==> flow/design.v <==
module key(
    input clk, rst,
    input [3:0] key_in,
    output reg [2:0] key_val
);
    localparam CNT_MAX = 4'd9;  
    reg [3:0] cnt;
    always @(posedge clk or negedge rst) begin
        if (!rst) begin
            cnt <= 4'd0;
        end else begin
            if (key_in[0] && key_in[1] && key_in[2] && key_in[3]) begin
                cnt <= 4'd0;
            end else begin
                cnt <= (cnt == CNT_MAX) ? cnt : (cnt + 1'b1);
            end
        end
    end
    always @(posedge clk or negedge rst) begin
        if (!rst) begin
            key_val <= 3'd0;
        end else if (cnt == CNT_MAX - 1'b1) begin
            if (~key_in[0]) begin
                key_val <= 3'd1;
            end else if (~key_in[1]) begin
                key_val <= 3'd2;
            end else if (~key_in[2]) begin
                key_val <= 3'd3;
            end else if (~key_in[3]) begin
                key_val <= 3'd4;
            end
        end else begin
            key_val <= 3'd0;
        end
    end
endmodule
module seg(
    input clk, rst,
    input [20:0] data,
    output reg [6:0] seg,
    output reg [7:0] sel
);
    localparam  CNT_MAX = 2'd3;  
    localparam  DIGIT0 = 7'b100_0000,
                DIGIT1 = 7'b111_1001,
                DIGIT2 = 7'b010_0100,
                DIGIT3 = 7'b011_0000,
                DIGIT4 = 7'b001_1001,
                DIGIT5 = 7'b001_0010,
                DIGIT6 = 7'b000_0010,
                DIGIT7 = 7'b111_1000,
                DIGIT8 = 7'b000_0000,
                DIGIT9 = 7'b001_0000,
                DASH   = 7'b011_1111;
    reg [1:0] cnt;
    reg [2:0] idx;
    always @(posedge clk or negedge rst) begin
        if (!rst) begin
            cnt <= 2'd0;
            idx <= 3'd0;
            sel <= 8'b1111_1111;
        end else begin
            sel <= ~(1'b1 << idx);
            if (cnt == CNT_MAX) begin  
                cnt <= 2'd0;
                idx <= (idx == 3'd7) ? 3'd0 : (idx + 1'b1);  
            end else begin
                cnt <= cnt + 1'b1;
            end
        end
    end
    reg [6:0] digit;
    always @(*) begin
        case (idx)
            3'd0: digit = data[6:0] % 4'd10;
            3'd1: digit = data[6:0] / 4'd10;
            3'd2: digit = 4'd10;
            3'd3: digit = data[13:7] % 4'd10;
            3'd4: digit = data[13:7] / 4'd10;
            3'd5: digit = 4'd10;
            3'd6: digit = data[20:14] % 4'd10;
            3'd7: digit = data[20:14] / 4'd10;
            default: ;
        endcase
        case (digit)
            4'd0: seg = DIGIT0;
            4'd1: seg = DIGIT1;
            4'd2: seg = DIGIT2;
            4'd3: seg = DIGIT3;
            4'd4: seg = DIGIT4;
            4'd5: seg = DIGIT5;
            4'd6: seg = DIGIT6;
            4'd7: seg = DIGIT7;
            4'd8: seg = DIGIT8;
            4'd9: seg = DIGIT9;
            4'd10: seg = DASH;
            default: seg = 7'dx;
        endcase
    end
endmodule
module clock (
    input clk, rst,
    input [2:0] key_val,
    output reg [20:0] data,
    output reg [2:0] led
);
    localparam  S1 = 3'd1,
                S2 = 3'd2,
                S3 = 3'd3,
                S4 = 3'd4;
    localparam  RUNNING = 1'b0,
                SETTING = 1'b1;
    reg current_state, next_state;
    always @(posedge clk or negedge rst) begin
        if (!rst) begin
            current_state <= RUNNING;
        end else begin
            current_state <= next_state;
        end
    end
    always @(*) begin
        next_state = current_state;
        case (current_state)
            RUNNING: begin
                if (key_val == S2) begin
                    next_state = SETTING;
                end else begin
                    next_state = RUNNING;
                end
            end
            SETTING: begin
                if (key_val == S4) begin
                    next_state = RUNNING;
                end else begin
                    next_state = SETTING;
                end
            end
            default: begin ; end
        endcase
    end
    reg [9:0] cnt;
    localparam CNT_MAX = 10'd999;  
    reg [1:0] choice;
    localparam  SEC     = 2'b00,
                MIN     = 2'b01,
                HOUR    = 2'b11;
    always @(posedge clk or negedge rst) begin
        if (!rst) begin
            data <= 21'd0;
            cnt <= 10'd0;
        end else begin
            case (current_state)
                RUNNING: begin
                    if (cnt == CNT_MAX) begin
                        cnt <= 10'd0;
                        if (data[5:0] == 6'd59) begin
                            data[5:0] <= 6'd0;
                            if (data[12:7] == 6'd59) begin
                                data[12:7] <= 6'd0;
                                if (data[18:14] == 5'd23) begin
                                    data <= 21'd0;
                                end else begin
                                    data[18:14] <= data[18:14] + 1'b1;
                                end
                            end else begin
                                data[12:7] <= data[12:7] + 1'b1;
                            end
                        end else begin
                            data[5:0] <= data[5:0] + 1'b1;
                        end
                    end else begin
                        cnt <= cnt + 1'b1;
                    end
                end
                SETTING: begin
                    cnt <= 10'd0;
                    if (key_val == S3) begin
                        case (choice)
                            SEC: begin
                                data[5:0] <= (data[5:0] == 6'd59) ? 6'd0 : (data[5:0] + 1'b1);
                            end
                            MIN: begin
                                data[12:7] <= (data[12:7] == 6'd59) ? 6'd0 : (data[12:7] + 1'b1);
                            end
                            HOUR: begin
                                data[18:14] <= (data[18:14] == 5'd23) ? 5'd0 : (data[18:14] + 1'b1);
                            end
                            default: begin ; end
                        endcase
                    end
                end
                default: begin ; end
            endcase
        end
    end
    always @(posedge clk or negedge rst) begin
        if (!rst) begin
            choice <= SEC;
        end else begin
            case (current_state)
                RUNNING: begin
                    choice <= SEC;
                end
                SETTING: begin
                    if (key_val == S2) begin
                        case (choice)
                            SEC: begin choice <= MIN; end
                            MIN: begin choice <= HOUR; end
                            HOUR: begin choice <= SEC; end
                            default: begin ; end
                        endcase
                    end
                end
                default: begin ; end
            endcase
        end
    end
    always @(*) begin
        led = 3'b111;
        case (current_state)
            RUNNING: begin
                led = 3'b111;
            end
            SETTING: begin
                case (choice)
                    SEC: begin led = 3'b110; end
                    MIN: begin led = 3'b101; end
                    HOUR: begin led = 3'b011; end
                    default: begin ; end
                endcase
            end
            default: begin ; end
        endcase
    end
endmodule
module stopwatch (
    input clk, rst,
    input [2:0] key_val,
    output reg [20:0] data
);
    localparam  S1 = 3'd1,
                S2 = 3'd2,
                S3 = 3'd3,
                S4 = 3'd4;
    localparam  IDLE    = 2'b00,
                RUNNING = 2'b01,
                PAUSED  = 2'b11;
    reg [1:0] current_state, next_state;
    always @(posedge clk or negedge rst) begin
        if (!rst) begin
            current_state <= IDLE;
        end else begin
            current_state <= next_state;
        end
    end
    always @(*) begin
        next_state = current_state;
        case (current_state)
            IDLE: begin
                if (key_val == S2) begin
                    next_state = RUNNING;
                end else begin
                    next_state = IDLE;
                end
            end
            RUNNING: begin
                if (key_val == S2 ||
                    (data[6:0] == 7'd99 && data[12:7] == 6'd59 && data[20:14] == 7'd99)) begin
                    next_state = PAUSED;
                end else begin
                    next_state = RUNNING;
                end
            end
            PAUSED: begin
                if (key_val == S2) begin
                    next_state = RUNNING;
                end else if (key_val == S3) begin
                    next_state = IDLE;
                end else begin
                    next_state = PAUSED;
                end
            end
            default: begin ; end
        endcase
    end
    reg [3:0] cnt;
    localparam CNT_MAX = 4'd9;  
    always @(posedge clk or negedge rst) begin
        if (!rst) begin
            data <= 21'd0;
            cnt <= 4'd0;
        end else begin
            case (current_state)
                IDLE: begin
                    data <= 21'd0;
                    cnt <= 4'd0;
                end
                RUNNING: begin
                    if (data[6:0] == 7'd99 && data[12:7] == 6'd59 && data[20:14] == 7'd99) begin
                    end else if (cnt == CNT_MAX) begin
                        cnt <= 4'd0;
                        if (data[6:0] == 7'd99) begin
                            data[6:0] <= 7'd0;
                            if (data[12:7] == 6'd59) begin
                                data[12:7] <= 6'd0;
                                data[20:14] <= data[20:14] + 1'b1;
                            end else begin
                                data[12:7] <= data[12:7] + 1'b1;
                            end
                        end else begin
                            data[6:0] <= data[6:0] + 1'b1;
                        end
                    end else begin
                        cnt <= cnt + 1'b1;
                    end
                end
                PAUSED: begin
                end
                default: begin ; end
            endcase
        end
    end
endmodule
module blink(
    input clk, rst, en,
    output reg led
);
    localparam CNT_MAX = 10'd999;  
    reg [9:0] cnt;
    always @(posedge clk or negedge rst) begin
        if (!rst) begin
            cnt <= 10'd0;
            led <= 1'b0;
        end else if (en) begin
            if (cnt == (CNT_MAX >> 1'b1)) begin
                cnt <= 10'd0;
                led <= ~led;
            end else begin
                cnt <= cnt + 1'b1;
            end
        end else begin
            cnt <= 10'd0;
            led <= 1'b0;
        end
    end
endmodule
module buzz(
    input clk, rst, en,
    output buz
);
    localparam CNT_MAX = 3'd7;  
    reg [2:0] cnt;
    always @(posedge clk or negedge rst) begin
        if (!rst) begin
            cnt <= 3'd0;
        end else if (en) begin
            cnt <= (cnt == CNT_MAX) ? 3'd0 : (cnt + 1'b1);
        end else begin
            cnt <= 3'd0;
        end
    end
    assign buz = (cnt <= (CNT_MAX >> 1'b1)) ? 1'b0 : 1'b1;  
endmodule
module timer (
    input clk, rst,
    input [2:0] key_val,
    output reg [20:0] data,
    output reg [2:0] led,
    output buz
);
    localparam  S1 = 3'd1,
                S2 = 3'd2,
                S3 = 3'd3,
                S4 = 3'd4;
    reg en_blink;
    wire led_blink;
    blink u_blink(
        .clk(clk),
        .rst(rst),
        .en(en_blink),
        .led(led_blink)
    );
    reg en_buz;
    reg [9:0] cnt_buz;
    reg [2:0] cnt_repeat;
    localparam REPEATS_MAX = 3'd5;
    buzz u_buzz(
        .clk(clk),
        .rst(rst),
        .en(en_buz),
        .buz(buz)
    );
    localparam  SETTING = 2'b00,
                RUNNING = 2'b01,
                PAUSED = 2'b11,
                TIMEUP = 2'b10;
    reg [1:0] current_state, next_state;
    always @(posedge clk or negedge rst) begin
        if (!rst) begin
            current_state <= SETTING;
        end else begin
            current_state <= next_state;
        end
    end
    always @(*) begin
        next_state = current_state;
        case (current_state)
            SETTING: begin
                if (key_val == S4) begin
                    next_state = RUNNING;
                end else begin
                    next_state = SETTING;
                end
            end
            RUNNING: begin
                if (data == 21'd0) begin
                    next_state = TIMEUP;
                end else begin
                    if (key_val == S4) begin
                        next_state = PAUSED;
                    end else if (key_val == S3) begin
                        next_state = SETTING;
                    end else begin
                        next_state = RUNNING;
                    end
                end
            end
            PAUSED: begin
                if (key_val == S4) begin
                    next_state = RUNNING;
                end else if (key_val == S3) begin
                    next_state = SETTING;
                end else begin
                    next_state = PAUSED;
                end
            end
            TIMEUP: begin
                if (key_val == S4) begin
                    next_state = SETTING;
                end else begin
                    next_state = TIMEUP;
                end
            end
            default: begin ; end
        endcase
    end
    reg [20:0] data_tmp;
    reg [9:0] cnt;
    localparam CNT_MAX = 10'd999;  
    reg [1:0] choice;
    localparam  SEC     = 2'b00,
                MIN     = 2'b01,
                HOUR    = 2'b11;
    always @(posedge clk or negedge rst) begin
        if (!rst) begin
            data <= 21'd0;
            cnt <= 10'd0;
            data_tmp <= 21'd0;
        end else begin
            case (current_state)
                SETTING: begin
                    cnt <= 10'd0;
                    data <= data_tmp;
                    if (key_val == S3) begin
                        case (choice)
                            SEC: begin
                                data[5:0] <= (data[5:0] == 6'd59) ? 6'd0 : (data[5:0] + 1'b1);
                                data_tmp[5:0] <= (data[5:0] == 6'd59) ? 6'd0 : (data[5:0] + 1'b1);
                            end
                            MIN: begin
                                data[12:7] <= (data[12:7] == 6'd59) ? 6'd0 : (data[12:7] + 1'b1);
                                data_tmp[12:7] <= (data[12:7] == 6'd59) ? 6'd0 : (data[12:7] + 1'b1);
                            end
                            HOUR: begin
                                data[18:14] <= (data[18:14] == 5'd23) ? 5'd0 : (data[18:14] + 1'b1);
                                data_tmp[18:14] <= (data[18:14] == 5'd23) ? 5'd0 : (data[18:14] + 1'b1);
                            end
                            default: begin ; end
                        endcase
                    end
                end
                RUNNING: begin
                    if (cnt == CNT_MAX) begin
                        cnt <= 10'd0;
                        if (data[5:0] == 6'd0) begin
                            data[5:0] <= 6'd59;
                            if (data[12:7] == 6'd0) begin
                                data[12:7] <= 6'd59;
                                data[18:14] <= data[18:14] - 1'b1;
                            end else begin
                                data[12:7] <= data[12:7] - 1'b1;
                            end
                        end else begin
                            data[5:0] <= data[5:0] - 1'b1;
                        end
                    end else begin
                        cnt <= cnt + 1'b1;
                    end
                end
                PAUSED: begin
                end
                TIMEUP: begin
                end
                default: begin ; end
            endcase
        end
    end
    always @(posedge clk or negedge rst) begin
        if (!rst) begin
            choice <= SEC;
        end else begin
            case (current_state)
                SETTING: begin
                    if (key_val == S2) begin
                        case (choice)
                            SEC: begin choice <= MIN; end
                            MIN: begin choice <= HOUR; end
                            HOUR: begin choice <= SEC; end
                            default: begin ; end
                        endcase
                    end
                end
                RUNNING: begin
                    choice <= SEC;
                end
                PAUSED: begin
                end
                TIMEUP: begin
                end
                default: begin ; end
            endcase
        end
    end
    always @(*) begin
        led = 3'b111;
        en_blink = 1'b0;
        case (current_state)
            SETTING: begin
                case (choice)
                    SEC: begin led = 3'b110; end
                    MIN: begin led = 3'b101; end
                    HOUR: begin led = 3'b011; end
                    default: begin ; end
                endcase
            end
            RUNNING: begin
                led = 3'b111;
            end
            PAUSED: begin
            end
            TIMEUP: begin
                en_blink = 1'b1;
                led = {2'b11, led_blink};
            end
            default: begin ; end
        endcase
    end
    always @(posedge clk or negedge rst) begin
        if (!rst) begin
            en_buz <= 1'b0;
            cnt_buz <= 10'd0;
            cnt_repeat <= 3'd0;
        end else begin
            case (current_state)
                SETTING: begin
                    en_buz <= 1'b0;
                    cnt_buz <= 10'd0;
                    cnt_repeat <= 3'd0;
                end
                RUNNING: begin
                end
                PAUSED: begin
                end
                TIMEUP: begin
                    if (cnt_repeat < REPEATS_MAX) begin
                        if (cnt_buz <= (CNT_MAX >> 1'b1)) begin
                            en_buz <= 1'b1;
                            cnt_buz <= cnt_buz + 1'b1;
                        end else if (cnt_buz < CNT_MAX) begin
                            en_buz <= 1'b0;
                            cnt_buz <= cnt_buz + 1'b1;
                        end else begin
                            cnt_buz <= 10'd0;
                            cnt_repeat <= cnt_repeat + 1'b1;
                        end
                    end else begin
                        en_buz <= 1'b0;
                    end
                end
                default: begin ; end
            endcase
        end
    end
endmodule
module top(
    input clk, rst,
    input [3:0] key_in,
    output [6:0] seg,
    output [7:0] sel,
    output reg [2:0] led, sel_led,
    output buz
);
    wire [2:0] key_val;
    localparam  S1 = 3'd1,
                S2 = 3'd2,
                S3 = 3'd3,
                S4 = 3'd4;
    key u_key(
        .clk(clk),
        .rst(rst),
        .key_in(key_in),
        .key_val(key_val)
    );
    reg [20:0] data_to_show;
    seg u_seg(
        .clk(clk),
        .rst(rst),
        .seg(seg),
        .sel(sel),
        .data(data_to_show)
    );
    wire [20:0] data_clock, data_stopwatch, data_timer;
    wire [2:0] led_clock, led_timer;
    wire [2:0] key_val_clock, key_val_stopwatch, key_val_timer;
    reg [1:0] current_state, next_state;
    localparam  CLOCK       = 2'b00,
                STOPWATCH   = 2'b01,
                TIMER       = 2'b11;
    assign key_val_clock = (current_state == CLOCK) ? key_val : 3'd0;
    assign key_val_stopwatch = (current_state == STOPWATCH) ? key_val : 3'd0;
    assign key_val_timer = (current_state == TIMER) ? key_val : 3'd0;
    clock u_clock (
        .clk(clk),
        .rst(rst),
        .key_val(key_val_clock),
        .data(data_clock),
        .led(led_clock)
    );
    stopwatch u_stopwatch (
        .clk(clk),
        .rst(rst),
        .key_val(key_val_stopwatch),
        .data(data_stopwatch)
    );
    timer u_timer (
        .clk(clk),
        .rst(rst),
        .key_val(key_val_timer),
        .data(data_timer),
        .led(led_timer),
        .buz(buz)
    );
    always @(posedge clk or negedge rst) begin
        if (!rst) begin
            current_state <= CLOCK;
        end else begin
            current_state <= next_state;
        end
    end
    always @(*) begin
        next_state = current_state;
        case (current_state)
            CLOCK: begin
                if (key_val == S1) begin
                    next_state = STOPWATCH;
                end else begin
                    next_state = CLOCK;
                end
            end
            STOPWATCH: begin
                if (key_val == S1) begin
                    next_state = TIMER;
                end else begin
                    next_state = STOPWATCH;
                end
            end
            TIMER: begin
                if (key_val == S1) begin
                    next_state = CLOCK;
                end else begin
                    next_state = TIMER;
                end
            end
            default: begin ; end
        endcase
    end
    always @(*) begin
        led = 3'b111;
        data_to_show = 20'd0;
        sel_led = 3'b111;
        case (current_state)
            CLOCK: begin
                led = 3'b110;
                data_to_show = data_clock;
                sel_led = led_clock;
            end
            STOPWATCH: begin
                led = 3'b101;
                data_to_show = data_stopwatch;
                sel_led = 3'b111;
            end
            TIMER: begin
                led = 3'b011;
                data_to_show = data_timer;
                sel_led = led_timer;
            end
            default: begin ; end
        endcase
    end
endmodule
# == From RTL to reports: top ==
# Module top before and after one edit of its RTL, step after step.
# "orig" refers to lines of the RTL above, "edited" to lines of the edited file.
# "change": "edited" minus "orig" as printed here. "rel_change_pct": 100 x difference / "orig".
# Operators carry their Yosys type and port widths (W data, S select, Z words).
# Cell names lack the library's common part.
# The mark - stands for no value.
# inputs
design,top
clock,clk
library,sky130hd
corner,tt_025C_1v80

# == The edit ==
# Unified diff, file above to edited file.
# The edited RTL no longer does the same as the RTL above: the edit was made by script, with no optimisation intended.
# begin of diff
@@ -675,11 +675,4 @@
                 end
             end
-            TIMER: begin
-                if (key_val == S1) begin
-                    next_state = CLOCK;
-                end else begin
-                    next_state = TIMER;
-                end
-            end
             default: begin ; end
         endcase
# end of diff

# == Elaborated design ==
# Source: Yosys, flattened and elaborated, memories not mapped. Widths are those after wreduce. Registers that Yosys merges into a memory's read port (data or address) are not register bits. Print and check cells do not count. Equal cells are merged and count once.
# Memory sizes are those after Yosys's memory passes, which may raise the word count (mostly to a power of two), join words into wider ones and drop unused or constant bits.
# bits
item,orig,edited,change,rel_change_pct
mem_bits_ro,112,112,0,0.00
mem_count,1,1,0,0.00
ff_bits,154,154,0,0.00
input_bits,6,6,0,0.00
# op_classes
item,orig,edited,change,rel_change_pct
reduce_and_logical,39,39,0,0.00
n_mux,126,125,-1,-0.79
div_mod_pow,6,6,0,0.00
add_sub_neg,22,22,0,0.00
shift,1,1,0,0.00
n_eq,69,69,0,0.00
bitwise,3,3,0,0.00
cmp,4,4,0,0.00
# memory_table
item,orig,edited
mem_shapes,16x7 r1 w0,16x7 r1 w0
# op_table
operator,orig,edited,change,rel_change_pct
$mux W2,13,12,-1,-7.69
$pmux W2 S3,4,3,-1,-25.00
$reduce_bool A2 Y1,3,4,1,33.33
$pmux W2 S2,2,3,1,50.00
$reduce_bool A3 Y1,2,1,-1,-50.00
$mux W6,24,24,0,0.00
$mux W3,14,14,0,0.00
$mux W1,12,12,0,0.00
$mux W5,12,12,0,0.00
$ne A2 B1 Y1 const B,12,12,0,0.00
$ne A2 B2 Y1 const B,9,9,0,0.00
$eq A3 B2 Y1 const B,8,8,0,0.00
$mux W7,8,8,0,0.00
$eq A2 B2 Y1 const B,7,7,0,0.00
$eq A3 B3 Y1 const B,7,7,0,0.00
$mux W10,7,7,0,0.00
$add A6 B1 Y6 const B,5,5,0,0.00
$eq A2 B1 Y1 const B,5,5,0,0.00
$eq A6 B6 Y1 const B,5,5,0,0.00
$logic_and A1 B1 Y1,5,5,0,0.00
$logic_not A2 Y1,5,5,0,0.00
$pmux W6 S2,5,5,0,0.00
$reduce_and A2 Y1,5,5,0,0.00
$add A10 B1 Y10 const B,4,4,0,0.00
$mux W4,4,4,0,0.00
$pmux W3 S3,4,4,0,0.00
$reduce_and A3 Y1,4,4,0,0.00
$reduce_and A4 Y1,4,4,0,0.00
# The list need not be complete.

# == Logic depth ==
# Depth = most cells in a row (Yosys ltp): at word level without a register or memory, in the mapped netlist without a sequential cell, where the memories' decode and read muxes count.
# depth
item,orig,edited,change,rel_change_pct
word_depth,7,7,0,0.00
ABC_AREA,0,0,-,-
mapped_depth,24,24,0,0.00
depth_no_buf,22,21,-1,-4.55

# == After synthesis ==
# Source: synth_stat.txt of the flow (Yosys; design flattened, memories mapped). It holds for the ABC_AREA given above (unset counts as 0); a run with the other value may have another netlist.
# synth_totals
item,orig,edited,change,rel_change_pct
buffers,48,51,3,6.25
cells,1140,1111,-29,-2.54
flip_flops,160,160,0,0.00
seq_area_um2,4020.1,4020.1,0.0,0.00
synth_area_um2,9820.7,9826.9,6.2,0.06
# types
cell,orig,edited,change,rel_change_pct
a21oi_1,68,46,-22,-32.35
nor2_1,117,98,-19,-16.24
nor3_1,26,12,-14,-53.85
mux2_2,16,25,9,56.25
o22ai_1,6,14,8,133.33
o21ai_0,94,101,7,7.45
nand2b_1,21,14,-7,-33.33
o31ai_1,19,12,-7,-36.84
xnor2_1,24,18,-6,-25.00
or3_1,2,8,6,300.00
xor2_1,18,23,5,27.78
mux2i_1,11,16,5,45.45
a31oi_1,9,14,5,55.56
or2_2,6,1,-5,-83.33
a22o_1,3,7,4,133.33
nand4b_1,0,4,4,-
nor4b_1,0,4,4,-
nand2_1,149,146,-3,-2.01
# The list need not be complete.
# The figures by module come from a second, unflattened synthesis with its own total; it is not the netlist above.
# hier_totals
item,orig,edited,change,rel_change_pct
hier_cells,1212,1218,6,0.50
hier_area_um2,10923.0,11008.1,85.1,0.78
# Each row is one instance without its submodules.
# by_module_orig
mod,n_cells,seq_area_um2,instances,mod_area_um2
timer,450,1629.1,1,3955.0
seg,241,335.3,1,2092.0
clock,173,777.0,1,1664.1
stopwatch,166,676.9,1,1524.0
top,80,76.3,1,619.3
blink,53,275.3,1,554.3
key,37,175.2,1,361.6
buzz,12,75.1,1,152.6
# by_module_edited
mod,n_cells,seq_area_um2,instances,mod_area_um2
timer,456,1629.1,1,4043.9
seg,241,335.3,1,2092.0
clock,173,777.0,1,1664.1
stopwatch,166,676.9,1,1524.0
top,80,76.3,1,615.6
blink,53,275.3,1,554.3
key,37,175.2,1,361.6
buzz,12,75.1,1,152.6

# == Timing after synthesis ==
# Path of least setup slack by OpenSTA after synthesis, without wires, with an ideal clock, recovery checks aside; 20% of the period is set as input and as output delay. Where synthesis merged equal registers, the netlist keeps one of their names.
# synth_timing
item,orig,edited,change,rel_change_pct
path_type,reg2out,reg2out,-,-
from,register u_seg.idx[0],register u_seg.idx[0],-,-
to,output port seg[4],output port seg[0],-,-
driving_pins,19,21,2,10.53
arrival_ns,3.916,4.440,0.524,13.38
path_buffers,1,1,0,0.00
delay_ns,3.916,4.440,0.524,13.38
required_time_ns,8.000,8.000,0.000,0.00
clock_period_ns,10.0,10.0,0.0,0.00
setup_slack_ns,4.084,3.560,-0.524,-
synth_period_reached_ns,5.916,6.44,0.524,8.86
# "delay_ns" is the arrival time less input delay plus setup time.
# At an output port there is no setup time.
# "driving_pins": output pins that drive a net of the path, with the launching flip-flop's if there is one; two outputs of one cell count as two.
# "synth_period_reached_ns" is the clock period less the worst setup slack; recovery checks do not enter. This is arithmetic on one report: input and output delays are still those of the set period (20% each).
# Between the ends stands the longest chain of elaborated cells between them, by number of cells; it is not shown to be the way that was timed. Of several equally long chains one is given.
# Each line given opens the expression or statement behind the cell; cells for indexed reads and writes are added by Yosys, which also makes memories of some case tables.
# A memory read counts as a cell of the chain, while the word-level depth stops at memories.
# synth_between_orig
path_cell_list,dfrtp_1 ha_1 ha_1 buf_2 a221o_1 a211o_1 a311o_1 or2_4 inv_1 ha_1 and3b_1 a32o_1 nor2_1 and2_1 inv_1 ha_1 inv_1 a21oi_1 o31ai_2
elab_chain_len,5
# synth_rtl_orig
item,line_no,source
"start, declared",56,reg [2:0] idx;
"start, assigned",60,idx <= 3'd0;
"start, assigned",66,idx <= (idx == 3'd7) ? 3'd0 : (idx + 1'b1);
$eq A3 B2 Y1,74,case (idx)
$reduce_or A2 Y1,-,
$pmux W7 S7,74,
$mem_v2 Z16 W7,85,case (digit)
$mux W7,85,
"end, declared",598,"output [6:0] seg,"
# synth_between_edited
path_cell_list,dfrtp_1 ha_1 ha_1 buf_2 clkinv_1 mux2_2 a21o_1 nand3_1 nor2_1 a21o_1 o21ai_0 ha_1 inv_1 nor3_1 o21ai_0 o221a_2 o41ai_1 inv_1 ha_1 or3_1 o311a_1
elab_chain_len,5
# synth_rtl_edited
item,line_no,source
"start, declared",56,reg [2:0] idx;
"start, assigned",60,idx <= 3'd0;
"start, assigned",66,idx <= (idx == 3'd7) ? 3'd0 : (idx + 1'b1);
$eq A3 B2 Y1,74,case (idx)
$reduce_or A2 Y1,-,
$pmux W7 S7,74,
$mem_v2 Z16 W7,85,case (digit)
$mux W7,85,
"end, declared",598,"output [6:0] seg,"

# == Worst path after layout ==
# Path of least setup slack in the final report of the runs of set A (OpenROAD, finished layout, wires in). Where an end is a register, its clock arrival counts in the times.
# layout_timing
item,orig,edited,change,rel_change_pct
path_type,reg2out,reg2out,-,-
from,register (no name shown),register (no name shown),-,-
to,output port seg[3],output port seg[4],-,-
setup_slack_ns,0.60,0.42,-0.18,-
required_time_ns,6.39,6.39,0.00,0.00
path_buffers,1,1,0,0.00
driving_pins,15,19,4,26.67
clock_period_ns,7.99,7.99,0.00,0.00
arrival_ns,5.79,5.97,0.18,3.11
# layout_between_orig
path_cell_list,dfrtp_1 a222oi_1 nor2_1 a31oi_1 mux2i_1 mux2i_1 ha_1 or3_1 a21oi_1 a211oi_1 o32ai_1 ha_1 a21o_1 a21oi_1 clkdlybuf4s50_1
# layout_rtl_orig
item,line_no,source
"end, declared",598,"output [6:0] seg,"
# orig: No chain of elaborated cells between the ends is given.
# layout_between_edited
path_cell_list,dfrtp_1 a222oi_1 nor4b_1 or3_1 o21ai_0 o22ai_1 a31o_1 inv_1 ha_1 or4_1 a31oi_1 o21ai_1 o31a_1 a311oi_4 inv_2 ha_1 mux2_1 mux2i_1 clkdlybuf4s50_1
# layout_rtl_edited
item,line_no,source
"end, declared",598,"output [6:0] seg,"
# edited: No chain of elaborated cells between the ends is given.

# == Measured runs ==
# Runs of the flow (Yosys, OpenROAD) on both versions; the two runs of a pair have the same settings. The constraints put input and output delay at 20% of the set period each and load the outputs with 0.01 pF.
# settings_set_A
CORE_UTILIZATION,40
period_ns,7.99
CAP_MARGIN,20
CORE_MARGIN,2
SLEW_MARGIN,20
# results_set_A
item,orig,edited,change,rel_change_pct
holdWs_ns,0.447,0.422,-0.025,-
tns_setup_ns,0.000,0.000,0.000,-
yosys_chip_area_um2,9820.7,9826.9,6.2,0.06
design.die.area_um2,25821.3,25837.3,16.0,0.06
cell_area_final_um2,10875.4,10881.7,6.3,0.06
timing.setup.ws_ns,0.604,0.422,-0.182,-
# settings_set_B
ABC_AREA,1
CAP_MARGIN,10
CELL_PAD_IN_SITES_DETAIL_PLACEMENT,1
CORE_MARGIN,4
CORE_UTILIZATION,31
CTS_CLUSTER_DIAMETER,318
PLACE_DENSITY,0.47
SETUP_SLACK_MARGIN,2.55
SLEW_MARGIN,10
period_ns,11.2
# results_set_B
item,orig,edited,change,rel_change_pct
holdWs_ns,0.425,0.433,0.008,-
tns_setup_ns,0.000,0.000,0.000,-
yosys_chip_area_um2,9641.7,9748.1,106.4,1.10
design.die.area_um2,33988.6,34347.2,358.6,1.06
cell_area_final_um2,10980.5,11028.1,47.6,0.43
timing.setup.ws_ns,4.183,4.294,0.111,-
